==> flow/design.v <==
module finalproject(clk, rst, rows, LEDs, columns, signalout, ss1, ss2, ss3, ss4, ss5, ss6);
input [3:0] rows;  
input clk;  
input rst;  
output [9:0] LEDs;  
output [3:0] columns;  
output signalout;  
output [6:0] ss1, ss2, ss3, ss4, ss5, ss6;  
wire [31:0] countlow, counthigh;  
keypadwithtones kwt(.rows(rows), .clk(clk), .rst(rst), .LEDs(LEDs), .columns(columns), .countlow(countlow), .counthigh(counthigh));
rotatingdisplay rd(.clk(clk), .rst(rst), .ss1(ss1), .ss2(ss2), .ss3(ss3), .ss4(ss4), .ss5(ss5), .ss6(ss6));
toneprocessor tp(.clk(clk), .rst(rst), .countlow(countlow), .counthigh(counthigh), .signalout(signalout));
endmodule
module keypadwithtones(rows, clk, rst, LEDs, columns, countlow, counthigh);
input [3:0] rows; 
input clk;
input rst;
output [9:0] LEDs;
reg [9:0] LEDs;
output [3:0] columns;
reg [3:0] columns;
reg[2:0] progress, colprogress;   
reg [3:0] val1, val2;  
reg [15:0] button1, button2;  
reg [31:0] counter;  
output [31:0] countlow, counthigh;
reg [31:0] countlow, counthigh;
always @(posedge clk) begin  
if (rst) begin
LEDs = 10'b00_0000_0000;   
progress = 3'b000;  
colprogress = 3'b000;  
counter = 0;  
columns = 4'b1110;  
val1 = 4'b0000;
val2 = 4'b0000;
button1 = 16'h0000;
button2 = 16'h0000;
countlow = 1136;  
counthigh = 2272;
end else begin
case(progress) 
3'b000: begin  
case(columns)  
4'b1110: begin 
val1 = ~rows;  
button1 = val1;
columns = 4'b1101;  
end
4'b1101: begin
val1 = ~rows;  
button1 = button1 << 4;  
button1 = button1 + val1;  
columns = 4'b1011;  
end
4'b1011: begin 
val1 = ~rows;  
button1 = button1 << 4;  
button1 = button1 + val1;  
columns = 4'b0111;  
end
4'b0111: begin
val1 = ~rows;  
button1 = button1 << 4;  
button1 = button1 + val1;  
columns = 4'b1110;  
progress = 3'b001;  
end
endcase
end
3'b001: begin   
counter = counter + 1'b1;
if (counter >= 500) begin   
case(columns)  
4'b1110: begin
val2 = ~rows;
button2 = val2;
columns = 4'b1101;
end
4'b1101: begin
val2 = ~rows;
button2 = button2 << 4;
button2 = button2 + val2;
columns = 4'b1011;
end
4'b1011: begin
val2 = ~rows;
button2 = button2 << 4;
button2 = button2 + val2;
columns = 4'b0111;
end
4'b0111: begin
val2 = ~rows;
button2 = button2 << 4;
button2 = button2 + val2;
columns = 4'b1110;
counter = 0;
progress = 3'b010;
end
endcase
end
end
3'b010: begin   
if ((button1 == button2) && (button1 != 16'h0000)) begin  
case(button1)  
	16'h80: begin  
	countlow = 1136;
   counthigh = 2272;
	end
	16'h1: begin  
	LEDs = LEDs + 1'b1;
	countlow = 47755;
	counthigh = 95510;
	end
	16'h10: begin  
	LEDs = LEDs + 2'b10;
		countlow = 42565;
		counthigh = 85131;
	end
	16'h100: begin  
	LEDs = LEDs + 2'b11;
		countlow = 37921;
		counthigh = 75842;
	end
	16'h2: begin  
	LEDs = LEDs + 3'b100;
	countlow = 35803;
   counthigh = 71606;
	end
	16'h20: begin  
	LEDs = LEDs + 3'b101;
		countlow = 31888;
		counthigh = 63776;
	end
	16'h200: begin  
	LEDs = LEDs + 3'b110;
		countlow = 28409;
		counthigh = 56818;
	end
	16'h4: begin  
	LEDs = LEDs + 3'b111;
		countlow = 25390;
		counthigh = 50619;
	end
	16'h40: begin  
	LEDs = LEDs + 4'b1000;
		countlow = 23889;
		counthigh = 47778;
	end
	16'h400: begin  
	LEDs = LEDs + 4'b1001;
		countlow = 21282;
		counthigh = 42564;
	end
	16'h1000: begin  
	LEDs = LEDs + 4'b1010;
		countlow = 18960;
		counthigh = 37921;
	end
	16'h2000: begin  
	LEDs = LEDs + 4'b1011;
		countlow = 17896;
		counthigh = 35793;
	end
	16'h4000: begin  
	LEDs = LEDs + 4'b1100;
		countlow = 15943;
		counthigh = 31887;
	end
	16'h8000: begin  
	LEDs = LEDs + 4'b1101;
		countlow = 14204;
		counthigh = 28409;
	end
	16'h8: begin  
	LEDs = LEDs + 4'b1110;
		countlow = 12651;
		counthigh = 25303;
	end
	16'h800: begin  
	LEDs = LEDs + 4'b1111;
		countlow = 11944;
		counthigh = 23889;
	end
	endcase
progress = 3'b011;  
end else progress = 3'b000;  
end
3'b011: begin
counter = counter + 1'b1;
if (counter >= 5000) begin  
case(columns)  
4'b1110: begin
val2 = ~rows;
button2 = val2;
columns = 4'b1101;
end
4'b1101: begin
val2 = ~rows;
button2 = button2 << 4;
button2 = button2 + val2;
columns = 4'b1011;
end
4'b1011: begin
val2 = ~rows;
button2 = button2 << 4;
button2 = button2 + val2;
columns = 4'b0111;
end
4'b0111: begin
val2 = ~rows;
button2 = button2 << 4;
button2 = button2 + val2;
columns = 4'b1110;
counter = 0;
progress = 3'b100;
end
endcase
end
end
3'b100: begin
if (button2 == 16'h0000) begin  
progress = 3'b000;  
countlow = 1136;  
counthigh = 2272;
end else progress = 3'b011;  
end
endcase 
end
end
endmodule 
module toneprocessor(clk, rst, countlow, counthigh, signalout);
output signalout;
reg signalout;
input clk;
input rst;
input [31:0] countlow, counthigh;
reg [31:0] onesecond, mycounter;
reg [3:0] progress;
always@(posedge clk) begin
if (rst) begin
signalout=0;  
onesecond = 100000000;  
mycounter = 0;  
progress = 4'b0000;  
end else begin
case(progress)
default: begin              
			end
4'b0000: begin
	mycounter = mycounter + 1'b1;  
	if (mycounter < countlow) begin  
	signalout = 0;  
	end
	else begin
	progress = 4'b0001;  
	end
end
4'b0001: begin
	mycounter = mycounter + 1'b1;  
	if ((mycounter >= countlow) && (mycounter < counthigh)) begin 
	signalout = 1;  
	end
	else begin
	progress = 4'b0010;  
	end
end
4'b0010: begin
	mycounter = mycounter + 1'b1;  
	if (mycounter >= counthigh) begin  
	signalout = 0;  
	mycounter = 0;  
	end
	else begin
	progress = 4'b0000;  
	end
end
endcase
end
end
endmodule 
module rotatingdisplay(clk, rst, ss1, ss2, ss3, ss4, ss5, ss6);
input clk;  
input rst;
output reg [6:0] ss1, ss2, ss3, ss4, ss5, ss6;  
reg [31:0] counter;  
reg [6:0] g,e,r1,r2,i,f1,o,x,f2,a,l1,l2,two1,zero1,two2,zero2,start;  
always @(posedge clk) begin  
if (rst) begin
counter = 0;
start = 7'b0000000;
ss1 = 7'hFF;
ss2 = 7'hFF;
ss3 = 7'hFF;
ss4 = 7'hFF;
ss5 = 7'hFF;
ss6 = 7'hFF;
g = 7'b0010000;
e = 7'b0000110;
r1 = 7'b1001110;
r2 = 7'b1001110;
i = 7'b1111001;
f1 = 7'b0001110;
o = 7'b1000000;
x = 7'b0001001;
f2 = 7'b0001110;
a = 7'b0001000;
l1 = 7'b1000111;
l2 = 7'b1000111;
two1 = 7'b0100100;
zero1 = 7'b1000000;
two2 = 7'b0100100;
zero2 = 7'b1000000;
end else begin
counter = counter + 1'b1;
if (counter >= 50000) begin  
counter = 0;  
ss6 = ss5;
ss5 = ss4;
ss4 = ss3;
ss3 = ss2;
ss2 = ss1;
ss1 = g;  
start = g;
g = e;
e = r1;
r1 = r2;
r2 = i;
i = f1;
f1 = o;
o = x;
x = f2;
f2 = a;
a = l1;
l1 = l2;
l2 = two1;
two1 = zero1;
zero1 = two2;
two2 = zero2;
zero2 = start;
end
end
end
endmodule
**Step by step through the tools: finalproject**

The steps from the RTL of finalproject to its reports follow in flow order.
Lines are those of the file above, counted from 1.
Library cell names are shortened.
Not given: --

- Top module: finalproject
- Clock input: clk
- Cell library: sky130hd
- Library corner: tt_025C_1v80

**Word-level counts**

Source: Yosys, flattened and elaborated, memories not mapped. Widths are those after wreduce. Registers that Yosys merges into a memory's read port (data or address) are not register bits. Print and check cells do not count.

- Elaborated cells: 168
- Bits of input ports: 6
- Register bits: 368

- Reductions and logical operators: 25
- Eq/ne operators: 41
- Bitwise gates (word level): 1
- Mux-type cells: 40
- Order comparisons: 7
- Add/sub/neg operators: 20

Operators by type and width:

| operator | number |
|---|---|
| 32-bit parallel mux with 16-bit select | 2 |
| 32-bit parallel mux with 2-bit select | 4 |
| 32-bit two-way mux | 8 |
| 10-bit parallel mux with 15-bit select | 1 |
| 32-bit by 1-bit adder with 32-bit output (second input constant) | 3 |
| 16-bit parallel mux with 2-bit select | 3 |
| 10-bit by 4-bit adder with 10-bit output (second input constant) | 8 |
| 32-bit >= comparator | 2 |
| 32-bit less-than comparator | 2 |
| 10-bit by 3-bit adder with 10-bit output (second input constant) | 4 |
| 16-bit by 4-bit adder with 16-bit output | 2 |
| 32-bit by 13-bit >= comparator with 1-bit output (second input constant) | 1 |
| 32-bit by 16-bit >= comparator with 1-bit output (second input constant) | 1 |
| 32-bit by 9-bit >= comparator with 1-bit output (second input constant) | 1 |
| 16-bit two-way mux | 2 |
| 4-bit parallel mux with 3-bit select | 2 |
| 10-bit by 2-bit adder with 10-bit output (second input constant) | 2 |
| 2-bit by 1-bit inequality test with 1-bit output (second input constant) | 10 |
| 4-bit two-way mux | 5 |
| 17-bit by 1-bit inequality test with 1-bit output (second input constant) | 1 |
| 16-bit by 1-bit == test with 1-bit output (second input constant) | 1 |
| 16-bit by 10-bit == test with 1-bit output (second input constant) | 1 |
| 16-bit by 11-bit == test with 1-bit output (second input constant) | 1 |
| 16-bit by 12-bit == test with 1-bit output (second input constant) | 1 |
| 16-bit by 13-bit == test with 1-bit output (second input constant) | 1 |
| 16-bit by 14-bit == test with 1-bit output (second input constant) | 1 |
| 16-bit by 15-bit == test with 1-bit output (second input constant) | 1 |
| 16-bit == test | 1 |

Other operator kinds: 40; their cells: 62.

**Longest topological paths**

Yosys ltp: most cells in a row. Word level: on the elaborated netlist, between registers, memories and ports. Mapped: between sequential cells and ports; inverters and the memories' decode and read muxes count.

- Depth in word-level cells: 5
- ABC_AREA: 0
- Gate-level depth with buffers: 17
- Gate-level depth less buffers: 15

**Synthesis result**

The flow's flattened synthesis, as Yosys stat reports it; memories are mapped. The netlist is that of the ABC_AREA named above (0 if unset); the other value can give another one.

- Cells in the netlist: 2016
- Buffers: 139
- Flip-flops: 328
- Chip area (Yosys): 0.0166485 mm^2

Cells by type:

| cell type | number | total area (um^2) |
|---|---|---|
| dfxtp_1 | 328 | 6.57E+03 |
| mux2i_1 | 108 | 1.08E+03 |
| nor2_1 | 234 | 878.342 |
| nand3_1 | 146 | 730.701 |
| nand2_1 | 192 | 720.691 |
| xnor2_1 | 66 | 578.054 |
| ha_1 | 45 | 563.04 |
| a21oi_1 | 100 | 500.48 |
| o21ai_0 | 82 | 410.394 |
| xor2_1 | 46 | 402.886 |
| clkbuf_1 | 99 | 371.606 |
| nand4_1 | 49 | 306.544 |
| nor3_1 | 57 | 285.274 |
| nor4_1 | 36 | 225.216 |
| inv_1 | 54 | 202.694 |
| a31oi_1 | 25 | 156.4 |
| and3_1 | 22 | 137.632 |
| a22oi_1 | 17 | 127.622 |

Not listed: further types 63, cells in them 310.
By module: a second synthesis without flattening, with its own total; a netlist apart from the flattened one above.

- Cell total of the unflattened synthesis: 2144
- Area (unflattened synthesis): 0.0182075 mm^2

Rows give one instance, submodules left out.

By module:

| module | times used | area (mm^2) | cells |
|---|---|---|---|
| rotatingdisplay | 1 | 0.0075022 | 739 |
| keypadwithtones | 1 | 0.0070355 | 908 |
| toneprocessor | 1 | 0.0036698 | 497 |
| finalproject | 1 | 0 | 0 |

**Worst setup path after synthesis**

OpenSTA on the mapped netlist: ideal clock, no wires. The path of least setup slack (recovery checks aside). Input and output delay are each 20% of the period. Register names are those of the netlist, which keeps one name where synthesis merged equal registers.

- Path type: flip-flop to flip-flop
- Start point: register tp.mycounter[0]
- End point: register tp.mycounter[21]
- Path delay: 3.640 ns
- Launch time at the first pin: 0.000 ns
- Data arrival time: 3.566 ns
- Period: 10.0 ns
- Stages: 17
- Slack: 6.359 ns
- Path buffers: 2
- Synthesis period reached: 3.641 ns

"path delay" = arrival - input delay + setup time.
"stages": output pins that drive a net of the path, with the launching flip-flop's if there is one; two outputs of one cell count as two.
"synthesis period reached" is the clock period less the worst setup slack; recovery checks do not enter. This is arithmetic on one report: input and output delays are still those of the set period (20% each).
Between the ends stands the longest chain of elaborated cells between them, by number of cells; it is not shown to be the way that was timed. Of several equally long chains one is given.
Each line given opens the expression or statement behind the cell; cells for indexed reads and writes are added by Yosys, which also makes memories of some case tables.
A register here has more assigning lines than the two given.

- Path through: dfxtp_1 -> ha_1 -> nand3_1 -> or3_1 -> clkbuf_1 -> nor2_1 -> xor2_1 -> ha_1 -> o21ai_0 -> a21oi_1 -> a221o_1 -> nand2_1 -> nand3_1 -> o31ai_1 -> clkbuf_1 -> nand3_1 -> a31oi_1
- Length of the longest elaborated chain: 4
- Elaborated cells between the ends (all ways): 4

Ends and longest elaborated chain, after synthesis:

| what | RTL line | RTL |
|---|---|---|
| start: declaration | 238 | `reg [31:0] onesecond, mycounter;` |
| start: assignment | 251 | `mycounter = mycounter + 1'b1;` |
| start: assignment | 260 | `mycounter = mycounter + 1'b1;` |
| 32-bit by 1-bit adder with 32-bit output | 269 | `mycounter = mycounter + 1'b1;` |
| 32-bit >= comparator | 270 | `if (mycounter >= counthigh) begin` |
| 32-bit two-way mux | 270 |  |
| 32-bit parallel mux with 2-bit select | 247 | `case(progress)` |
| end: assignment | 251 |  |
| end: assignment | 260 |  |
| end: declaration | 238 |  |

**Timing after layout**

From the final timing report of record 1: the path of least setup slack in the routed layout; clock arrival at registers is part of the times.

- Path type: flip-flop to flip-flop
- Start point: register tp.mycounter[0]
- End point: register tp.mycounter[30]
- Period: 5.93 ns
- Slack: 0.84 ns
- Stages: 17
- Launch time at the first pin: 0.59 ns
- Path buffers: 2
- Data arrival time: 5.62 ns

Between the ends stands the longest chain of elaborated cells between them, by number of cells; it is not shown to be the way that was timed. Of several equally long chains one is given.
A register here has more assigning lines than the two given.

- Path through: dfxtp_1 -> ha_1 -> nand3_1 -> or3_1 -> clkbuf_1 -> nor2_1 -> xor2_1 -> ha_1 -> o21ai_0 -> a21oi_1 -> a221o_1 -> nand2_1 -> nand3_1 -> o31ai_2 -> nand2_1 -> clkbuf_1 -> nor2_1
- Length of the longest elaborated chain: 4
- Elaborated cells between the ends (all ways): 4

Ends and longest elaborated chain, post-layout:

| what | RTL line | RTL |
|---|---|---|
| start: declaration | 238 | `reg [31:0] onesecond, mycounter;` |
| start: assignment | 251 | `mycounter = mycounter + 1'b1;` |
| start: assignment | 260 | `mycounter = mycounter + 1'b1;` |
| 32-bit by 1-bit adder with 32-bit output | 269 | `mycounter = mycounter + 1'b1;` |
| 32-bit >= comparator | 270 | `if (mycounter >= counthigh) begin` |
| 32-bit two-way mux | 270 |  |
| 32-bit parallel mux with 2-bit select | 247 | `case(progress)` |
| end: assignment | 251 |  |
| end: assignment | 260 |  |
| end: declaration | 238 |  |

Below are 2 stored runs of the flow (Yosys, OpenROAD; platform sky130hd) on finalproject, each with its settings and what was measured, unordered. Constraints: input delay and output delay 20% of the set period each, output load 0.01 pF.
"period achieved" = clock period - worst setup slack. The figure is calculated, with input and output delays left at 20% of the set period.
"total power after layout" is the tool's figure for a default switching activity; nothing was simulated.

### Record 1

==> flow/run.sh <==
#!/bin/bash
# the make line also repeats the synthesis and layout settings of config.mk as NAME=value (left out here)
make -C /OpenROAD-flow-scripts/flow DESIGN_CONFIG=/design/flow/config.mk WORK_HOME=/design/flow/orfs CLKGATE_MAP_FILE= finish
==> flow/config.mk <==
export PLATFORM = sky130hd
export DESIGN_NAME = finalproject
export DESIGN_NICKNAME = finalproject
export VERILOG_FILES = /design/flow/design.v
export SDC_FILE = /design/flow/constraint.sdc
export NUM_CORES = 4
export LEC_CHECK = 0
export CAP_MARGIN = 20
export CELL_PAD_IN_SITES_DETAIL_PLACEMENT = 2
export CELL_PAD_IN_SITES_GLOBAL_PLACEMENT = 1
export CORE_ASPECT_RATIO = 0.91
export CORE_MARGIN = 5
export CORE_UTILIZATION = 18
export CTS_CLUSTER_DIAMETER = 349
export CTS_CLUSTER_SIZE = 36
export GPL_ROUTABILITY_DRIVEN = 0
export GPL_TIMING_DRIVEN = 0
export HOLD_SLACK_MARGIN = 0.25
export MAX_ROUTING_LAYER = met4
export MIN_ROUTING_LAYER = met2
export PLACE_DENSITY_LB_ADDON = 0.1
export SLEW_MARGIN = 20
export TNS_END_PERCENT = 95
==> flow/constraint.sdc <==
create_clock -name core_clock -period 5.93 [get_ports {clk}]
set_input_delay 1.1860 -clock core_clock [delete_from_list [all_inputs] [get_ports {clk}]]
set_output_delay 1.1860 -clock core_clock [all_outputs]
set_load 0.01 [all_outputs]

Results of record 1:
- Chip area after synthesis (Yosys): 0.0166485 mm^2
- Overall die area: 0.0986808 mm^2
- Post-route utilization: 0.21
- Setup slack of the worst path: 0.837 ns
- Worst hold slack after layout: 0.457 ns
- Total power after layout: 4566 uW
- Period achieved: 5.093 ns

### Record 2

==> flow/run.sh <==
#!/bin/bash
# the make line also repeats the synthesis and layout settings of config.mk as NAME=value (left out here)
make -C /OpenROAD-flow-scripts/flow DESIGN_CONFIG=/design/flow/config.mk WORK_HOME=/design/flow/orfs CLKGATE_MAP_FILE= finish
==> flow/config.mk <==
export PLATFORM = sky130hd
export DESIGN_NAME = finalproject
export DESIGN_NICKNAME = finalproject
export VERILOG_FILES = /design/flow/design.v
export SDC_FILE = /design/flow/constraint.sdc
export NUM_CORES = 4
export LEC_CHECK = 0
export CAP_MARGIN = 20
export CORE_MARGIN = 2
export CORE_UTILIZATION = 40
export SLEW_MARGIN = 20
==> flow/constraint.sdc <==
create_clock -name core_clock -period 3.05 [get_ports {clk}]
set_input_delay 0.6100 -clock core_clock [delete_from_list [all_inputs] [get_ports {clk}]]
set_output_delay 0.6100 -clock core_clock [all_outputs]
set_load 0.01 [all_outputs]

Results of record 2:
- Chip area after synthesis (Yosys): 0.0166485 mm^2
- Overall die area: 0.0432682 mm^2
- Post-route utilization: 0.527
- Setup slack of the worst path: -0.172 ns
- Worst hold slack after layout: 0.456 ns
- Total power after layout: 11241 uW
- Period achieved: 3.222 ns
